==> flow/design.v <==
module RandomNumberGenerator(clk, rst, load, key_x, seed_r, seed_g, seed_b, Rout, Gout, Bout, Key_ready);
    input wire clk;
    input wire rst;
    input wire load;                  
    input wire [15:0] key_x;          
    input wire [15:0] seed_r;         
    input wire [15:0] seed_g;
    input wire [15:0] seed_b;
    output reg [7:0] Rout;
    output reg [7:0] Gout;
    output reg [7:0] Bout;
    output reg Key_ready;
    wire Rout_bit;
    wire Gout_bit;
    wire Bout_bit;
    reg[15:0] Rlfsr;
    reg[15:0] Glfsr;
    reg[15:0] Blfsr;
    reg [2:0] bit_count;
    wire Rfeedback_lfsr;
    wire Gfeedback_lfsr;
    wire Bfeedback_lfsr;
    wire Rout_lfsr;
    wire Gout_lfsr;
    wire Bout_lfsr;
    reg signed [15:0] x; 
    reg signed [31:0] x_square; 
    reg signed [31:0] x_mult;  
    reg signed [15:0] x_next;
    wire out_chaotic;
    assign Rfeedback_lfsr = Rlfsr[15] ^ Rlfsr[13] ^ Rlfsr[12] ^ Rlfsr[10]; 
    assign Gfeedback_lfsr = Glfsr[15] ^ Glfsr[13] ^ Glfsr[12] ^ Glfsr[10]; 
    assign Bfeedback_lfsr = Blfsr[15] ^ Blfsr[13] ^ Blfsr[12] ^ Blfsr[10]; 
    assign Rout_lfsr = Rlfsr[15];
    assign Gout_lfsr = Glfsr[15];
    assign Bout_lfsr = Blfsr[15];
    assign out_chaotic = x_next[15];
    assign Rout_bit = Rout_lfsr ^ out_chaotic;
    assign Gout_bit = Gout_lfsr ^ out_chaotic;
    assign Bout_bit = Bout_lfsr ^ out_chaotic;
    always @(posedge clk or posedge rst) begin
        if (rst) begin
            Rlfsr <= 16'b0000000000000001;
            Glfsr <= 16'b0000000000000010;
            Blfsr <= 16'b0000000000000011;
            x <= 16'sh7EF0;                          
            Rout <= 8'b0;
            Gout <= 8'b0;
            Bout <= 8'b0;
            Key_ready <= 0;
            bit_count <=0;
            x_square <= 0;
            x_next <= 0;
            x_mult <= 0;
        end
        else if (load) begin
            Rlfsr <= seed_r;
            Glfsr <= seed_g;
            Blfsr <= seed_b;
            x <= key_x;
            Rout <= 8'b0;
            Gout <= 8'b0;
            Bout <= 8'b0;
            Key_ready <= 0;
            bit_count <=0;
            x_square <= 0;
            x_next <= 0;
            x_mult <= 0;
        end
        else begin
            Rlfsr <= {Rlfsr[14:0], Rfeedback_lfsr};
            Glfsr <= {Glfsr[14:0], Gfeedback_lfsr};
            Blfsr <= {Blfsr[14:0], Bfeedback_lfsr};
            Rout <= {Rout[6:0], Rout_bit};
            Gout <= {Gout[6:0], Gout_bit};
            Bout <= {Bout[6:0], Bout_bit};
            if (bit_count == 3'd7) begin
                Key_ready <= 1;   
                bit_count <= 0;
            end 
            else begin
                Key_ready <= 0;
                bit_count <= bit_count + 1;
            end
            x_square <= x * x;                        
            x_mult <= x_square <<< 1;                 
            x_next <= 16'sh7FFF - x_mult[30:15];      
            x <= x_next;
        end
    end
endmodule
==> reports on RandomNumberGenerator <==
Step by step through the tools: RandomNumberGenerator:

Each step is given for the RTL above and for the edited RTL.
Lines under "unedited" count in the file above, lines under "edited" in the edited file.
"difference": "edited" minus "unedited" as printed here. "rel. change": 100 x difference / "unedited".
The mark -- stands for no value.

* top: RandomNumberGenerator
* clock port: clk
* standard-cell library: sky130hd
* corner: tt_025C_1v80

The edit:

The edit as a unified diff against the file above.
The edit is scripted: it alters the design's behaviour and was not made to optimise anything.

```diff
@@ -39,20 +39,6 @@
     assign Gout_bit = Gout_lfsr ^ out_chaotic;
     assign Bout_bit = Bout_lfsr ^ out_chaotic;
-    always @(posedge clk or posedge rst) begin
-        if (rst) begin
-            Rlfsr <= 16'b0000000000000001;
-            Glfsr <= 16'b0000000000000010;
-            Blfsr <= 16'b0000000000000011;
-            x <= 16'sh7EF0;                          
-            Rout <= 8'b0;
-            Gout <= 8'b0;
-            Bout <= 8'b0;
-            Key_ready <= 0;
-            bit_count <=0;
-            x_square <= 0;
-            x_next <= 0;
-            x_mult <= 0;
-        end
-        else if (load) begin
+    always @(posedge clk) begin
+        if (load) begin
             Rlfsr <= seed_r;
             Glfsr <= seed_g;
```

Word level:

Source: Yosys, flattened and elaborated, memories not mapped. Widths are those after wreduce. Registers that Yosys merges into a memory's read port (data or address) are not register bits. Print and check cells do not count. Equal cells are merged and count once.

Operators by class
* $add $sub $neg: unedited 2, edited 2, difference 0, rel. change 0.00%
* multiply operators: unedited 1, edited 1, difference 0, rel. change 0.00%
* divide/modulo/power cells: unedited 0, edited 0, difference 0
* $lt $le $gt $ge: unedited 0, edited 0, difference 0
* equal/unequal tests: unedited 1, edited 1, difference 0, rel. change 0.00%
* shift operators: unedited 0, edited 0, difference 0
* multiplexer cells: unedited 14, edited 5, difference -9, rel. change -64.29%
* bitwise logic cells: unedited 12, edited 12, difference 0, rel. change 0.00%
* reductions and logical operators: unedited 0, edited 1, difference +1

Operator list
* 8-bit two-way mux: unedited 3, edited 0, difference -3, rel. change -100.00%
* 3-bit two-way mux: unedited 2, edited 0, difference -2, rel. change -100.00%
* 16-bit two-way mux: unedited 5, edited 4, difference -1, rel. change -20.00%
* 1-bit two-way mux: unedited 2, edited 1, difference -1, rel. change -50.00%
* 30-bit two-way mux: unedited 1, edited 0, difference -1, rel. change -100.00%
* 31-bit two-way mux: unedited 1, edited 0, difference -1, rel. change -100.00%
* 2-bit OR reduction: unedited 0, edited 1, difference +1
* 1-bit bitwise XOR: unedited 12, edited 12, difference 0, rel. change 0.00%
* 3-bit by 1-bit adder with 3-bit output (second input constant): unedited 1, edited 1, difference 0, rel. change 0.00%
* 3-bit == test (second input constant): unedited 1, edited 1, difference 0, rel. change 0.00%
* 16-bit by 16-bit multiplier with 30-bit output: unedited 1, edited 1, difference 0, rel. change 0.00%
* 15-bit by 16-bit subtractor with 16-bit output (first input constant): unedited 1, edited 1, difference 0, rel. change 0.00%

Word-level totals
* bits in registers: unedited 169, edited 168, difference -1, rel. change -0.59%
* bits in latches: unedited 0, edited 0, difference 0
* memory bits (writable): unedited 0, edited 0, difference 0
* bits in read-only memories: unedited 0, edited 0, difference 0
* clocked read ports x word width: unedited 0, edited 0, difference 0
* memories: unedited 0, edited 0, difference 0
* bits of input ports: unedited 67, edited 67, difference 0, rel. change 0.00%
* output and inout port bits: unedited 25, edited 25, difference 0, rel. change 0.00%
* cells after elaboration: unedited 42, edited 34, difference -8, rel. change -19.05%

Longest topological paths:

Longest topological path by Yosys (ltp), each cell counted once; first at word level (registers and memories cut), then after technology mapping (sequential cells cut; the memories' decode and read muxes count).

Depth
* depth after elaboration: unedited 4, edited 4, difference 0, rel. change 0.00%
* ABC_AREA: unedited 0, edited 0
* gate-level depth with buffers: unedited 24, edited 24, difference 0, rel. change 0.00%
* mapped depth without buffers: unedited 22, edited 23, difference +1, rel. change +4.55%

After synthesis:

The flow's flattened synthesis, as Yosys stat reports it; memories are mapped. The netlist is that of the ABC_AREA named above (0 if unset); the other value can give another one.

Synthesis totals
* cell count: unedited 1217, edited 1226, difference +9, rel. change +0.74%
* synthesis area (µm²): unedited 13075.0, edited 12366.9, difference -708.1, rel. change -5.42%
* sequential area (µm²): unedited 3520.9, edited 2802.7, difference -718.2, rel. change -20.40%
* mapped flip-flops: unedited 140, edited 140, difference 0, rel. change 0.00%
* buffers: unedited 37, edited 36, difference -1, rel. change -2.70%

Cells by type
* sky130_fd_sc_hd__dfxtp_1: unedited 0, edited 140, difference +140
* sky130_fd_sc_hd__dfrtp_1: unedited 126, edited 0, difference -126, rel. change -100.00%
* sky130_fd_sc_hd__dfstp_2: unedited 14, edited 0, difference -14, rel. change -100.00%
* sky130_fd_sc_hd__inv_1: unedited 313, edited 322, difference +9, rel. change +2.88%
* sky130_fd_sc_hd__nor3_1: unedited 12, edited 5, difference -7, rel. change -58.33%
* sky130_fd_sc_hd__nor2_1: unedited 66, edited 71, difference +5, rel. change +7.58%
* sky130_fd_sc_hd__a21oi_1: unedited 14, edited 19, difference +5, rel. change +35.71%
* sky130_fd_sc_hd__nand3_1: unedited 3, edited 8, difference +5, rel. change +166.67%
* sky130_fd_sc_hd__a31oi_1: unedited 0, edited 4, difference +4
* sky130_fd_sc_hd__xnor2_1: unedited 34, edited 37, difference +3, rel. change +8.82%
* sky130_fd_sc_hd__buf_1: unedited 7, edited 4, difference -3, rel. change -42.86%
* sky130_fd_sc_hd__nand2b_1: unedited 6, edited 3, difference -3, rel. change -50.00%
* sky130_fd_sc_hd__xor2_1: unedited 6, edited 9, difference +3, rel. change +50.00%
* sky130_fd_sc_hd__nand4_1: unedited 4, edited 1, difference -3, rel. change -75.00%
* sky130_fd_sc_hd__o21a_1: unedited 3, edited 0, difference -3, rel. change -100.00%
* sky130_fd_sc_hd__and2_1: unedited 36, edited 34, difference -2, rel. change -5.56%
* sky130_fd_sc_hd__clkbuf_1: unedited 30, edited 32, difference +2, rel. change +6.67%
* sky130_fd_sc_hd__o21ai_0: unedited 12, edited 10, difference -2, rel. change -16.67%

The list need not be complete.

Timing after synthesis:

Source: OpenSTA report_checks on the synthesized netlist (no wires, ideal clock, input and output delay 20% of the period each), path of least setup slack; recovery checks are left aside. Register names are those of the netlist, which keeps one name where synthesis merged equal registers.

Timing path post-synthesis
* path kind: unedited reg2reg, edited reg2reg
* start point: unedited register x[15], edited register x[4]
* end point: unedited register x_square[28], edited register x_square[24]
* period (ps): unedited 10000, edited 10000, difference 0, rel. change 0.00%
* setup time (ps): unedited 128, edited 123, difference -5
* launch time at the first pin (ps): unedited 0, edited 0, difference 0
* arrival time (ps): unedited 5956, edited 5791, difference -165, rel. change -2.77%
* data required time (ps): unedited 9872, edited 9877, difference +5, rel. change +0.05%
* path slack (ps): unedited 3917, edited 4086, difference +169
* path delay (ps): unedited 6084, edited 5914, difference -170, rel. change -2.79%
* stages on the path: unedited 19, edited 22, difference +3, rel. change +15.79%
* path buffers: unedited 1, edited 2, difference +1, rel. change +100.00%
* synthesis period reached (ps): unedited 6083, edited 5914, difference -169, rel. change -2.78%

"path delay" = arrival - input delay + setup time.
"stages on the path": output pins that drive a net of the path, with the launching flip-flop's if there is one; two outputs of one cell count as two.
"synthesis period reached" is the clock period less the worst setup slack; recovery checks do not enter. This is arithmetic on one report: input and output delays are still those of the set period (20% each).
Between the ends stands the longest chain of elaborated cells between them, by number of cells; it is not shown to be the way that was timed. Of several equally long chains one is given.
Each line given opens the expression or statement behind the cell; cells for indexed reads and writes are added by Yosys, which also makes memories of some case tables.
A register here has more assigning lines than the two given.

Between the ends, post-synthesis, unedited:
* cell sequence: sky130_fd_sc_hd__dfrtp_1 sky130_fd_sc_hd__inv_1 sky130_fd_sc_hd__buf_1 sky130_fd_sc_hd__nor2_1 sky130_fd_sc_hd__fa_1 sky130_fd_sc_hd__inv_1 sky130_fd_sc_hd__fa_1 sky130_fd_sc_hd__inv_1 sky130_fd_sc_hd__fa_1 sky130_fd_sc_hd__fa_1 sky130_fd_sc_hd__fa_1 sky130_fd_sc_hd__fa_1 sky130_fd_sc_hd__ha_1 sky130_fd_sc_hd__and3_1 sky130_fd_sc_hd__a22o_1 sky130_fd_sc_hd__a21oi_2 sky130_fd_sc_hd__a211oi_4 sky130_fd_sc_hd__o41ai_2 sky130_fd_sc_hd__mux2_1
* length of the longest elaborated chain: 2
* elaborated cells on any way between the ends: 2
* RTL lines with such cells: 2
* those cells by class: mul (1); mux (1)

RTL lines, path post-synthesis, unedited
* from (decl): line 26 `reg signed [15:0] x;`
* from (assign): line 60 `x <= key_x;`
* from (assign): line 88 `x <= x_next;`
* 16-bit by 16-bit multiplier with 30-bit output: line 85 `x_square <= x * x;`
* 30-bit two-way mux: line 56 `else if (load) begin`
* to (assign): line 52 `x_square <= 0;`
* to (assign): line 85

Between the ends, post-synthesis, edited:
* cell sequence: sky130_fd_sc_hd__dfxtp_1 sky130_fd_sc_hd__clkbuf_1 sky130_fd_sc_hd__clkbuf_1 sky130_fd_sc_hd__nand2_1 sky130_fd_sc_hd__inv_1 sky130_fd_sc_hd__fa_1 sky130_fd_sc_hd__inv_1 sky130_fd_sc_hd__fa_1 sky130_fd_sc_hd__fa_1 sky130_fd_sc_hd__inv_1 sky130_fd_sc_hd__fa_1 sky130_fd_sc_hd__fa_1 sky130_fd_sc_hd__inv_1 sky130_fd_sc_hd__fa_1 sky130_fd_sc_hd__inv_1 sky130_fd_sc_hd__ha_1 sky130_fd_sc_hd__or3_1 sky130_fd_sc_hd__a221oi_2 sky130_fd_sc_hd__nor2_1 sky130_fd_sc_hd__a211o_1 sky130_fd_sc_hd__a221oi_2 sky130_fd_sc_hd__mux2_1
* length of the longest elaborated chain: 1
* elaborated cells on any way between the ends: 1
* RTL lines with such cells: 1
* those cells by class: mul (1)

RTL lines, path post-synthesis, edited
* from (decl): line 26 `reg signed [15:0] x;`
* from (assign): line 46 `x <= key_x;`
* from (assign): line 74 `x <= x_next;`
* 16-bit by 16-bit multiplier with 30-bit output: line 71 `x_square <= x * x;`
* to (assign): line 52 `x_square <= 0;`
* to (assign): line 71

Path in the finished layout:

Path of least setup slack in the final report of the runs of pair A (OpenROAD, finished layout, wires in). Where an end is a register, its clock arrival counts in the times.
The report prints the path's times to 10 ps; the period is as set.

Timing path after layout
* path kind: unedited reg2reg, edited reg2reg
* start point: unedited register x[15], edited register x[5]
* end point: unedited register x_square[28], edited register x_square[28]
* period (ps): unedited 6910, edited 6910, difference 0, rel. change 0.00%
* setup time (ps): unedited 110, edited 110, difference 0
* launch time at the first pin (ps): unedited 410, edited 410, difference 0, rel. change 0.00%
* arrival time (ps): unedited 6630, edited 6690, difference +60, rel. change +0.90%
* data required time (ps): unedited 7210, edited 7220, difference +10, rel. change +0.14%
* path slack (ps): unedited 580, edited 520, difference -60
* stages on the path: unedited 20, edited 21, difference +1, rel. change +5.00%
* path buffers: unedited 0, edited 0, difference 0

Between the ends stands the longest chain of elaborated cells between them, by number of cells; it is not shown to be the way that was timed. Of several equally long chains one is given.
A register here has more assigning lines than the two given.

Between the ends, after layout, unedited:
* cell sequence: sky130_fd_sc_hd__dfrtp_1 sky130_fd_sc_hd__nand2_1 sky130_fd_sc_hd__inv_1 sky130_fd_sc_hd__fa_1 sky130_fd_sc_hd__inv_1 sky130_fd_sc_hd__fa_1 sky130_fd_sc_hd__inv_1 sky130_fd_sc_hd__fa_1 sky130_fd_sc_hd__fa_1 sky130_fd_sc_hd__fa_1 sky130_fd_sc_hd__inv_1 sky130_fd_sc_hd__fa_1 sky130_fd_sc_hd__inv_1 sky130_fd_sc_hd__ha_1 sky130_fd_sc_hd__a21o_1 sky130_fd_sc_hd__a21o_1 sky130_fd_sc_hd__nor3_1 sky130_fd_sc_hd__a211oi_4 sky130_fd_sc_hd__o41ai_2 sky130_fd_sc_hd__mux2_1
* length of the longest elaborated chain: 2
* elaborated cells on any way between the ends: 2
* RTL lines with such cells: 2
* those cells by class: mul (1); mux (1)

RTL lines, path after layout, unedited
* from (decl): line 26 `reg signed [15:0] x;`
* from (assign): line 60 `x <= key_x;`
* from (assign): line 88 `x <= x_next;`
* 16-bit by 16-bit multiplier with 30-bit output: line 85 `x_square <= x * x;`
* 30-bit two-way mux: line 56 `else if (load) begin`
* to (assign): line 52 `x_square <= 0;`
* to (assign): line 85

Between the ends, after layout, edited:
* cell sequence: sky130_fd_sc_hd__dfxtp_1 sky130_fd_sc_hd__nand2_1 sky130_fd_sc_hd__fa_1 sky130_fd_sc_hd__inv_1 sky130_fd_sc_hd__fa_1 sky130_fd_sc_hd__inv_1 sky130_fd_sc_hd__fa_1 sky130_fd_sc_hd__fa_1 sky130_fd_sc_hd__inv_1 sky130_fd_sc_hd__fa_1 sky130_fd_sc_hd__inv_1 sky130_fd_sc_hd__fa_1 sky130_fd_sc_hd__inv_1 sky130_fd_sc_hd__ha_1 sky130_fd_sc_hd__nand2_1 sky130_fd_sc_hd__nor2_1 sky130_fd_sc_hd__nand3_1 sky130_fd_sc_hd__a211o_1 sky130_fd_sc_hd__nand3b_1 sky130_fd_sc_hd__a31oi_1 sky130_fd_sc_hd__mux2_2
* length of the longest elaborated chain: 1
* elaborated cells on any way between the ends: 1
* RTL lines with such cells: 1
* those cells by class: mul (1)

RTL lines, path after layout, edited
* from (decl): line 26 `reg signed [15:0] x;`
* from (assign): line 46 `x <= key_x;`
* from (assign): line 74 `x <= x_next;`
* 16-bit by 16-bit multiplier with 30-bit output: line 71 `x_square <= x * x;`
* to (assign): line 52 `x_square <= 0;`
* to (assign): line 71

Layout results:

Both versions went through the flow (Yosys, OpenROAD) with the same settings in each pair. Constraints: input delay and output delay 20% of the set period each, output load 0.01 pF.

Flow settings, pair A:
* CORE_UTILIZATION: 40
* period_ns: 6.91
* CAP_MARGIN: 20
* CORE_MARGIN: 2
* SLEW_MARGIN: 20

Measured results, pair A
* synthesized cell area (µm²): unedited 13075.0, edited 12366.9, difference -708.1, rel. change -5.42%
* area of the die (µm²): unedited 34149.2, edited 32338.8, difference -1810.4, rel. change -5.30%
* standard-cell area of the final layout (µm²): unedited 15184.6, edited 14478.9, difference -705.7, rel. change -4.65%
* worst setup slack after layout (ps): unedited 577, edited 522, difference -55
* post-route setup TNS (ps): unedited 0, edited 0, difference 0
* achieved clock period (ps): unedited 6333, edited 6388, difference +55, rel. change +0.87%

Flow settings, pair B:
* ABC_AREA: 0
* CELL_PAD_IN_SITES_DETAIL_PLACEMENT: 0
* CELL_PAD_IN_SITES_GLOBAL_PLACEMENT: 1
* CORE_ASPECT_RATIO: 0.62
* CORE_UTILIZATION: 23
* GPL_ROUTABILITY_DRIVEN: 1
* GPL_TIMING_DRIVEN: 1
* MAX_ROUTING_LAYER: met5
* MIN_ROUTING_LAYER: met2
* PLACE_DENSITY: 0.78
* SETUP_SLACK_MARGIN: 1.33
* TNS_END_PERCENT: 100
* period_ns: 4.91
* CAP_MARGIN: 20
* CORE_MARGIN: 2
* SLEW_MARGIN: 20

Measured results, pair B
* synthesized cell area (µm²): unedited 13075.0, edited 12366.9, difference -708.1, rel. change -5.42%
* area of the die (µm²): unedited 58826.8, edited 55693.8, difference -3133.0, rel. change -5.33%
* standard-cell area of the final layout (µm²): unedited 17679.5, edited 16887.4, difference -792.1, rel. change -4.48%
* worst setup slack after layout (ps): unedited -1185, edited -932, difference +253
* post-route setup TNS (ps): unedited -14754, edited -11965, difference +2789
* achieved clock period (ps): unedited 6095, edited 5842, difference -253, rel. change -4.15%

"achieved clock period": clock period set for the run, less the worst setup slack. It is reckoned from that one timing run; input and output delays stay at 20% of the period that was set.
